==> flow/design.v <==
`timescale 1ns / 1ps
module dsp_macro_1(
input         CLK,
input  [17:0] A,
input  [17:0] B,
input  [47:0] C,
output [47:0] P
);
reg signed [17:0] a_r, b_r;
reg        [47:0] c_r;
reg signed [35:0] m_r;
reg        [47:0] p_r0, p_r1, p_r2;
always @(posedge CLK) begin
	a_r  <= A;
	b_r  <= B;
	c_r  <= C;
	m_r  <= a_r * b_r;
	p_r0 <= {{12{m_r[35]}}, m_r} + c_r;
	p_r1 <= p_r0;
	p_r2 <= p_r1;
end
assign P = p_r2;
endmodule
`timescale 1ns / 1ps
module mul(
input clk, 
input [7:0] w, 
input [7:0] x, 
output[15:0] y
);
wire [17:0] dsp_A, dsp_B;
wire [47:0] dsp_P;
assign dsp_A = w[7]? {10'b11_1111_1111, w} : {10'b00_0000_0000, w};
assign dsp_B = x[7]? {10'b11_1111_1111, x} : {10'b00_0000_0000, x};
assign y = dsp_P[15:0];
dsp_macro_1 u_dsp(.CLK(clk), .A(dsp_A), .B(dsp_B), .C(48'b0), .P(dsp_P));
endmodule
`timescale 1ns / 1ps
module adder_tree(
input clk, 
input rstn,
input vld_i,
input [15:0] mul_00, 
input [15:0] mul_01, 
input [15:0] mul_02, 
input [15:0] mul_03, 
input [15:0] mul_04, 
input [15:0] mul_05, 
input [15:0] mul_06, 
input [15:0] mul_07,
input [15:0] mul_08, 
input [15:0] mul_09, 
input [15:0] mul_10, 
input [15:0] mul_11, 
input [15:0] mul_12, 
input [15:0] mul_13, 
input [15:0] mul_14, 
input [15:0] mul_15, 
input [15:0] mul_16,
input [15:0] mul_17,
input [15:0] mul_18, 
input [15:0] mul_19, 
input [15:0] mul_20, 
input [15:0] mul_21, 
input [15:0] mul_22, 
input [15:0] mul_23, 
input [15:0] mul_24, 
input [15:0] mul_25,
input [15:0] mul_26,
output[20:0] acc_o,
output       vld_o 
);
reg [16:0] y1_0;
reg [16:0] y1_1;
reg [16:0] y1_2;
reg [16:0] y1_3;
reg [16:0] y1_4;
reg [16:0] y1_5;
reg [16:0] y1_6;
reg [16:0] y1_7;
reg [16:0] y1_8;
reg [16:0] y1_9;
reg [16:0] y1_10;
reg [16:0] y1_11;
reg [16:0] y1_12;
reg [16:0] y1_13;
reg [17:0] y2_0;
reg [17:0] y2_1;
reg [17:0] y2_2;
reg [17:0] y2_3;
reg [17:0] y2_4;
reg [17:0] y2_5;
reg [17:0] y2_6;
reg [18:0] y3_0;
reg [18:0] y3_1;
reg [18:0] y3_2;
reg [18:0] y3_3;
reg [19:0] y4_0;
reg [19:0] y4_1;
reg [20:0] y5;
reg vld_i_d1, vld_i_d2, vld_i_d3, vld_i_d4, vld_i_d5;
always@(posedge clk, negedge rstn) begin
	if(!rstn) begin
		y1_0 <= 17'd0;
		y1_1 <= 17'd0;
		y1_2 <= 17'd0;
		y1_3 <= 17'd0;
		y1_4 <= 17'd0;
		y1_5 <= 17'd0;
		y1_6 <= 17'd0;
		y1_7 <= 17'd0;
		y1_8 <= 17'd0;
		y1_9 <= 17'd0;
		y1_10 <= 17'd0;
		y1_11 <= 17'd0;
		y1_12 <= 17'd0;
		y1_13 <= 17'd0;
	end
	else begin 
		y1_0 <= $signed(mul_00) + $signed(mul_01);
		y1_1 <= $signed(mul_02) + $signed(mul_03);
		y1_2 <= $signed(mul_04) + $signed(mul_05);
		y1_3 <= $signed(mul_06) + $signed(mul_07);
		y1_4 <= $signed(mul_08) + $signed(mul_09);
		y1_5 <= $signed(mul_10) + $signed(mul_11);
		y1_6 <= $signed(mul_12) + $signed(mul_13);
		y1_7 <= $signed(mul_14) + $signed(mul_15);
		y1_8 <= $signed(mul_16) + $signed(mul_17);
		y1_9 <= $signed(mul_18) + $signed(mul_19);
		y1_10 <= $signed(mul_20) + $signed(mul_21);
		y1_11 <= $signed(mul_22) + $signed(mul_23);
		y1_12 <= $signed(mul_24) + $signed(mul_25);
		y1_13 <= $signed(mul_26);
	end
end
always@(posedge clk, negedge rstn) begin
	if(!rstn) begin
		y2_0 <= 18'd0;
		y2_1 <= 18'd0;
		y2_2 <= 18'd0;
		y2_3 <= 18'd0;
		y2_4 <= 18'd0;
		y2_5 <= 18'd0;
		y2_6 <= 18'd0;		
	end
	else begin 
		y2_0 <= $signed(y1_0) + $signed(y1_1);
		y2_1 <= $signed(y1_2) + $signed(y1_3);
		y2_2 <= $signed(y1_4) + $signed(y1_5);
		y2_3 <= $signed(y1_6) + $signed(y1_7);
		y2_4 <= $signed(y1_8) + $signed(y1_9);
		y2_5 <= $signed(y1_10) + $signed(y1_11);
		y2_6 <= $signed(y1_12) + $signed(y1_13);
	end
end
always@(posedge clk, negedge rstn) begin
	if(!rstn) begin
		y3_0 <= 19'd0;
		y3_1 <= 19'd0;
		y3_2 <= 19'd0;
		y3_3 <= 19'd0;
	end
	else begin 
		y3_0 <= $signed(y2_0) + $signed(y2_1);
		y3_1 <= $signed(y2_2) + $signed(y2_3);
		y3_2 <= $signed(y2_4) + $signed(y2_5);
		y3_3 <= $signed(y2_6);
	end
end
always@(posedge clk, negedge rstn) begin
	if(!rstn) begin
		y4_0 <= 20'd0;
		y4_1 <= 20'd0;
	end
	else begin
		y4_0 <= $signed(y3_0) + $signed(y3_1);
		y4_1 <= $signed(y3_2) + $signed(y3_3);
    end
end
always@(posedge clk, negedge rstn) begin
	if(!rstn)
		y5 <= 21'd0;
	else
		y5 <= $signed(y4_0) + $signed(y4_1);
end
always@(posedge clk, negedge rstn) begin
	if(!rstn) begin
		vld_i_d1 <= 0;
		vld_i_d2 <= 0;
		vld_i_d3 <= 0;
		vld_i_d4 <= 0;
		vld_i_d5 <= 0;
	end
	else begin 
		vld_i_d1 <= vld_i   ;
		vld_i_d2 <= vld_i_d1;
		vld_i_d3 <= vld_i_d2;
		vld_i_d4 <= vld_i_d3;
		vld_i_d5 <= vld_i_d4;		
	end
end
assign vld_o = vld_i_d5;
assign acc_o = $signed(y5);
endmodule
`timescale 1ns / 1ps
module mac(
input clk, 
input rstn, 
input vld_i, 
input [215:0] win, 
input [215:0] din,
output[ 20:0] acc_o, 
output        vld_o
);
wire[15:0] y00;
wire[15:0] y01;
wire[15:0] y02;
wire[15:0] y03;
wire[15:0] y04;
wire[15:0] y05;
wire[15:0] y06;
wire[15:0] y07;
wire[15:0] y08;
wire[15:0] y09;
wire[15:0] y10;
wire[15:0] y11;
wire[15:0] y12;
wire[15:0] y13;
wire[15:0] y14;
wire[15:0] y15;
wire[15:0] y16;
wire[15:0] y17;
wire[15:0] y18;
wire[15:0] y19;
wire[15:0] y20;
wire[15:0] y21;
wire[15:0] y22;
wire[15:0] y23;
wire[15:0] y24;
wire[15:0] y25;
wire[15:0] y26;
reg vld_i_d0, vld_i_d1, vld_i_d2, vld_i_d3, vld_i_d4;
mul u_mul_00(.clk(clk), .w(win[  7:  0]),.x(din[  7:  0]),.y(y00));
mul u_mul_01(.clk(clk), .w(win[ 15:  8]),.x(din[ 15:  8]),.y(y01));
mul u_mul_02(.clk(clk), .w(win[ 23: 16]),.x(din[ 23: 16]),.y(y02));
mul u_mul_03(.clk(clk), .w(win[ 31: 24]),.x(din[ 31: 24]),.y(y03));
mul u_mul_04(.clk(clk), .w(win[ 39: 32]),.x(din[ 39: 32]),.y(y04));
mul u_mul_05(.clk(clk), .w(win[ 47: 40]),.x(din[ 47: 40]),.y(y05));
mul u_mul_06(.clk(clk), .w(win[ 55: 48]),.x(din[ 55: 48]),.y(y06));
mul u_mul_07(.clk(clk), .w(win[ 63: 56]),.x(din[ 63: 56]),.y(y07));
mul u_mul_08(.clk(clk), .w(win[ 71: 64]),.x(din[ 71: 64]),.y(y08));
mul u_mul_09(.clk(clk), .w(win[ 79: 72]),.x(din[ 79: 72]),.y(y09));
mul u_mul_10(.clk(clk), .w(win[ 87: 80]),.x(din[ 87: 80]),.y(y10));
mul u_mul_11(.clk(clk), .w(win[ 95: 88]),.x(din[ 95: 88]),.y(y11));
mul u_mul_12(.clk(clk), .w(win[103: 96]),.x(din[103: 96]),.y(y12));
mul u_mul_13(.clk(clk), .w(win[111:104]),.x(din[111:104]),.y(y13));
mul u_mul_14(.clk(clk), .w(win[119:112]),.x(din[119:112]),.y(y14));
mul u_mul_15(.clk(clk), .w(win[127:120]),.x(din[127:120]),.y(y15));
mul u_mul_16(.clk(clk), .w(win[135:128]),.x(din[135:128]),.y(y16));
mul u_mul_17(.clk(clk), .w(win[143:136]),.x(din[143:136]),.y(y17));
mul u_mul_18(.clk(clk), .w(win[151:144]),.x(din[151:144]),.y(y18));
mul u_mul_19(.clk(clk), .w(win[159:152]),.x(din[159:152]),.y(y19));
mul u_mul_20(.clk(clk), .w(win[167:160]),.x(din[167:160]),.y(y20));
mul u_mul_21(.clk(clk), .w(win[175:168]),.x(din[175:168]),.y(y21));
mul u_mul_22(.clk(clk), .w(win[183:176]),.x(din[183:176]),.y(y22));
mul u_mul_23(.clk(clk), .w(win[191:184]),.x(din[191:184]),.y(y23));
mul u_mul_24(.clk(clk), .w(win[199:192]),.x(din[199:192]),.y(y24));
mul u_mul_25(.clk(clk), .w(win[207:200]),.x(din[207:200]),.y(y25));
mul u_mul_26(.clk(clk), .w(win[215:208]),.x(din[215:208]),.y(y26));
always@(posedge clk, negedge rstn) begin
	if(!rstn) begin
	    vld_i_d0 <= 0;
		vld_i_d1 <= 0;
		vld_i_d2 <= 0;
		vld_i_d3 <= 0;
		vld_i_d4 <= 0;
	end
	else begin 
		vld_i_d0 <= vld_i   ;
		vld_i_d1 <= vld_i_d0;
		vld_i_d2 <= vld_i_d1;
		vld_i_d3 <= vld_i_d2;
		vld_i_d4 <= vld_i_d3;		
	end
end
adder_tree u_adder_tree(
. clk(clk), 
. rstn(rstn),
. vld_i(vld_i_d4),
. mul_00(y00), 
. mul_01(y01), 
. mul_02(y02), 
. mul_03(y03), 
. mul_04(y04), 
. mul_05(y05), 
. mul_06(y06), 
. mul_07(y07),
. mul_08(y08),
. mul_09(y09), 
. mul_10(y10), 
. mul_11(y11), 
. mul_12(y12), 
. mul_13(y13), 
. mul_14(y14), 
. mul_15(y15), 
. mul_16(y16),
. mul_17(y17), 
. mul_18(y18), 
. mul_19(y19), 
. mul_20(y20), 
. mul_21(y21), 
. mul_22(y22), 
. mul_23(y23), 
. mul_24(y24), 
. mul_25(y25),
. mul_26(y26),  
. acc_o(acc_o),
. vld_o(vld_o) 
);
endmodule
---- Tool chain data of mac ----
What the tools print for mac, step after step.
Lines are those of the file above, counted from 1.
The mark n/a stands for no value.
design
  top ..................................... mac
  clock input ............................. clk
  cell library ............................ sky130hd
  library corner .......................... tt_025C_1v80

---- Word level ----
Counts by Yosys on the flattened word-level netlist (proc, flatten, opt, wreduce; memories kept). Register bits leave out memories and registers merged into their read ports (data or address); mux counts leave out enables and synchronous resets folded into registers. Print and check cells are left out. Cells with the same type and inputs are merged into one.
storage and ports
  cells after elaboration ................. 307
  register bits ........................... 3209
  input bits .............................. 435
cells by class
  mux-type cells .......................... 54
  add/sub/neg operators ................... 26
  multiply operators ...................... 27
operator list
  kind                          number
  multiplier 18 x 18 -> 16 bit  27
  2-to-1 mux 18 bit             54
  adder 16 x 16 -> 17 bit       13
  adder 17 x 17 -> 18 bit       6
  adder 18 x 18 -> 19 bit       3
  adder 20 x 20 -> 21 bit       1
  adder 19 x 18 -> 20 bit       1
  adder 19 x 19 -> 20 bit       1
  adder 17 x 16 -> 18 bit       1

---- Longest topological paths ----
Depth = most cells in a row (Yosys ltp): at word level without a register or memory, in the mapped netlist without a sequential cell, where the memories' decode and read muxes count.
logic depth
  word-level depth ........................ 1
  ABC_AREA ................................ 0
  gate-level depth with buffers ........... 22
  gate-level depth less buffers ........... 21

---- Synthesis result ----
The flow's flattened synthesis, as Yosys stat reports it; memories are mapped. The netlist is that of the ABC_AREA named above (0 if unset); the other value can give another one.
mapped netlist
  chip area (Yosys) ....................... 0.1664559 sq mm
  mapped flip-flops ....................... 2669
  buffer cells ............................ 115
  cell count .............................. 15600
cell types
  cell type                 number  total area (sq um)
  sky130_fd_sc_hd__dfxtp_1  2160    4.32E+04
  sky130_fd_sc_hd__fa_1     1927    3.86E+04
  sky130_fd_sc_hd__ha_1     1961    2.45E+04
  sky130_fd_sc_hd__dfrtp_1  509     1.27E+04
  sky130_fd_sc_hd__inv_1    3383    1.27E+04
  sky130_fd_sc_hd__xnor2_1  946     8.29E+03
  sky130_fd_sc_hd__and2_1   1127    7.05E+03
  sky130_fd_sc_hd__nand2_1  869     3.26E+03
  sky130_fd_sc_hd__a21oi_1  384     1.92E+03
  sky130_fd_sc_hd__nor2_1   443     1.66E+03
  sky130_fd_sc_hd__xor2_1   174     1.52E+03
  sky130_fd_sc_hd__nor3_1   184     920.883
  sky130_fd_sc_hd__nand3_1  171     855.821
  sky130_fd_sc_hd__nor2b_1  125     782
  sky130_fd_sc_hd__a21o_1   104     780.749
  sky130_fd_sc_hd__o21a_1   97      728.198
  sky130_fd_sc_hd__o21ai_0  130     650.624
  sky130_fd_sc_hd__o21ai_1  99      495.475
Other cell types: 50; their cells: 807.
By module: a second synthesis without flattening, with its own total; a netlist apart from the flattened one above.
second synthesis, totals
  cell total of the unflattened synthesis .. 54431
  area (unflattened synthesis) ............ 0.5617212 sq mm
Each row is one instance without its submodules.
modules
  module       area (sq mm)  sequential area (sq mm)  instances  cells
  dsp_macro_1  0.0196363     0.0052851                27         1903
  adder_tree   0.0313138     0.0126121                1          3018
  mac          0.0001251     0.0001251                1          5
  mul          0.0000038     0                        27         1

---- Timing after synthesis ----
Path of least setup slack by OpenSTA after synthesis, without wires, with an ideal clock, recovery checks aside; 20% of the period is set as input and as output delay. Where synthesis merged equal registers, the netlist keeps one of their names.
timing after synthesis
  path kind ............................... register to register
  start point ............................. reg (no name shown)
  end point ............................... reg u_mul_03.u_dsp.m_r[15]
  launch time at the first pin ............ 0.000 ns
  arrival ................................. 4.941 ns
  path slack .............................. 0.923 ns
  path buffers ............................ 0
  clock period ............................ 6.0 ns
  library setup time ...................... 0.136 ns
  delay of the path ....................... 5.077 ns
  stages on the path ...................... 19
  synthesis period reached ................ 5.077 ns
"delay of the path" = arrival - input delay + setup time.
"stages on the path" counts driving pins, that of a launching flip-flop among them; a cell with two outputs on the path counts twice.
"synthesis period reached" = period - worst setup slack (recovery checks aside). The figure is calculated, with input and output delays left at 20% of the set period.
on the way, after synthesis
  path through ............................ sky130_fd_sc_hd__dfxtp_1 sky130_fd_sc_hd__nand2_1 sky130_fd_sc_hd__fa_1 sky130_fd_sc_hd__inv_1 sky130_fd_sc_hd__fa_1 sky130_fd_sc_hd__fa_1 sky130_fd_sc_hd__inv_1 sky130_fd_sc_hd__fa_1 sky130_fd_sc_hd__inv_1 sky130_fd_sc_hd__fa_1 sky130_fd_sc_hd__inv_1 sky130_fd_sc_hd__fa_1 sky130_fd_sc_hd__inv_1 sky130_fd_sc_hd__ha_1 sky130_fd_sc_hd__and2_1 sky130_fd_sc_hd__o21ai_0 sky130_fd_sc_hd__o21ai_0 sky130_fd_sc_hd__o41ai_1 sky130_fd_sc_hd__xor2_1
ends and longest elaborated chain, after synthesis
  item              line  source
  end: assignment   17    m_r <= a_r * b_r;
  end: declaration  11    reg signed [35:0] m_r;
Chain of elaborated cells between the ends: none given.

---- Path in the finished layout ----
From the final timing report of stored run 1: the path of least setup slack in the routed layout; clock arrival at registers is part of the times.
timing post-layout
  path kind ............................... register to register
  start point ............................. reg (no name shown)
  end point ............................... reg u_mul_09.u_dsp.m_r[15]
  arrival ................................. 5.87 ns
  launch time at the first pin ............ 0.89 ns
  path buffers ............................ 1
  library setup time ...................... 0.09 ns
  clock period ............................ 3.46 ns
  stages on the path ...................... 18
  path slack .............................. -1.62 ns
on the way, post-layout
  path through ............................ sky130_fd_sc_hd__dfxtp_4 sky130_fd_sc_hd__and2_4 sky130_fd_sc_hd__fa_2 sky130_fd_sc_hd__inv_4 sky130_fd_sc_hd__buf_6 sky130_fd_sc_hd__fa_1 sky130_fd_sc_hd__inv_1 sky130_fd_sc_hd__fa_1 sky130_fd_sc_hd__inv_2 sky130_fd_sc_hd__fa_1 sky130_fd_sc_hd__fa_1 sky130_fd_sc_hd__fa_2 sky130_fd_sc_hd__xnor2_2 sky130_fd_sc_hd__xnor2_2 sky130_fd_sc_hd__xor2_2 sky130_fd_sc_hd__xnor2_2 sky130_fd_sc_hd__xnor2_2 sky130_fd_sc_hd__xnor2_2
ends and longest elaborated chain, post-layout
  item              line  source
  end: assignment   17    m_r <= a_r * b_r;
  end: declaration  11    reg signed [35:0] m_r;
Chain of elaborated cells between the ends: none given.

Subject: mac on sky130hd, stored results

Hello all,

Module mac, platform sky130hd: 2 stored runs of the flow (Yosys, OpenROAD) with differing settings, in no particular order. Input and output delays are each 20% of the period that was set; the output load is 0.01 pF.
"reached clock period" means the clock period less the worst setup slack. The figure is calculated, with input and output delays left at 20% of the set period.
"critical setup path time" is the time allowed to the run's worst setup path (the clock period less input and output delay, where it has them) less its slack. Clock arrival times count: a late capture clock shortens it, a late launch clock lengthens it.

======== stored run 1 ========
==> flow/run.sh <==
#!/bin/bash
# the make line also repeats the synthesis and layout settings of config.mk as NAME=value (left out here)
make -C /OpenROAD-flow-scripts/flow DESIGN_CONFIG=/design/flow/config.mk WORK_HOME=/design/flow/orfs CLKGATE_MAP_FILE= finish
==> flow/config.mk <==
export PLATFORM = sky130hd
export DESIGN_NAME = mac
export DESIGN_NICKNAME = mac
export VERILOG_FILES = /design/flow/design.v
export SDC_FILE = /design/flow/constraint.sdc
export NUM_CORES = 4
export LEC_CHECK = 0
export CAP_MARGIN = 20
export CELL_PAD_IN_SITES_GLOBAL_PLACEMENT = 0
export CORE_ASPECT_RATIO = 0.84
export CORE_MARGIN = 2
export CORE_UTILIZATION = 51
export CTS_CLUSTER_DIAMETER = 109
export GPL_ROUTABILITY_DRIVEN = 1
export GPL_TIMING_DRIVEN = 0
export MIN_ROUTING_LAYER = met1
export PLACE_DENSITY = 0.68
export SLEW_MARGIN = 0
==> flow/constraint.sdc <==
create_clock -name core_clock -period 3.46 [get_ports {clk}]
set_input_delay 0.6920 -clock core_clock [delete_from_list [all_inputs] [get_ports {clk}]]
set_output_delay 0.6920 -clock core_clock [all_outputs]
set_load 0.01 [all_outputs]

-------- measured, stored run 1 --------
  setup slack of the worst path ........... -1.619 ns
  critical setup path time ................ 5.08 ns
  type of the worst setup path ............ register to register
  total negative slack on setup checks .... -242.019 ns
  total die area .......................... 0.330988 sq mm
  reached clock period .................... 5.079 ns
  chip area after synthesis (Yosys) ....... 0.1664559 sq mm
  post-route utilization .................. 60.8 %

======== stored run 2 ========
==> flow/run.sh <==
#!/bin/bash
# the make line also repeats the synthesis and layout settings of config.mk as NAME=value (left out here)
make -C /OpenROAD-flow-scripts/flow DESIGN_CONFIG=/design/flow/config.mk WORK_HOME=/design/flow/orfs CLKGATE_MAP_FILE= finish
==> flow/config.mk <==
export PLATFORM = sky130hd
export DESIGN_NAME = mac
export DESIGN_NICKNAME = mac
export VERILOG_FILES = /design/flow/design.v
export SDC_FILE = /design/flow/constraint.sdc
export NUM_CORES = 4
export LEC_CHECK = 0
export ABC_AREA = 1
export CAP_MARGIN = 35
export CELL_PAD_IN_SITES_DETAIL_PLACEMENT = 2
export CELL_PAD_IN_SITES_GLOBAL_PLACEMENT = 1
export CORE_ASPECT_RATIO = 1.52
export CORE_MARGIN = 7
export CORE_UTILIZATION = 40
export GPL_TIMING_DRIVEN = 0
export HOLD_SLACK_MARGIN = 0.2
export MAX_ROUTING_LAYER = met4
export PLACE_DENSITY_LB_ADDON = 0.09
export SLEW_MARGIN = 35
export TNS_END_PERCENT = 25
==> flow/constraint.sdc <==
create_clock -name core_clock -period 6.0 [get_ports {clk}]
set_input_delay 1.2000 -clock core_clock [delete_from_list [all_inputs] [get_ports {clk}]]
set_output_delay 1.2000 -clock core_clock [all_outputs]
set_load 0.01 [all_outputs]

-------- measured, stored run 2 --------
  setup slack of the worst path ........... 0.218 ns
  critical setup path time ................ 5.78 ns
  type of the worst setup path ............ register to register
  total negative slack on setup checks .... 0.000 ns
  total die area .......................... 0.457922 sq mm
  reached clock period .................... 5.782 ns
  chip area after synthesis (Yosys) ....... 0.1755083 sq mm
  post-route utilization .................. 45.2 %

Thanks
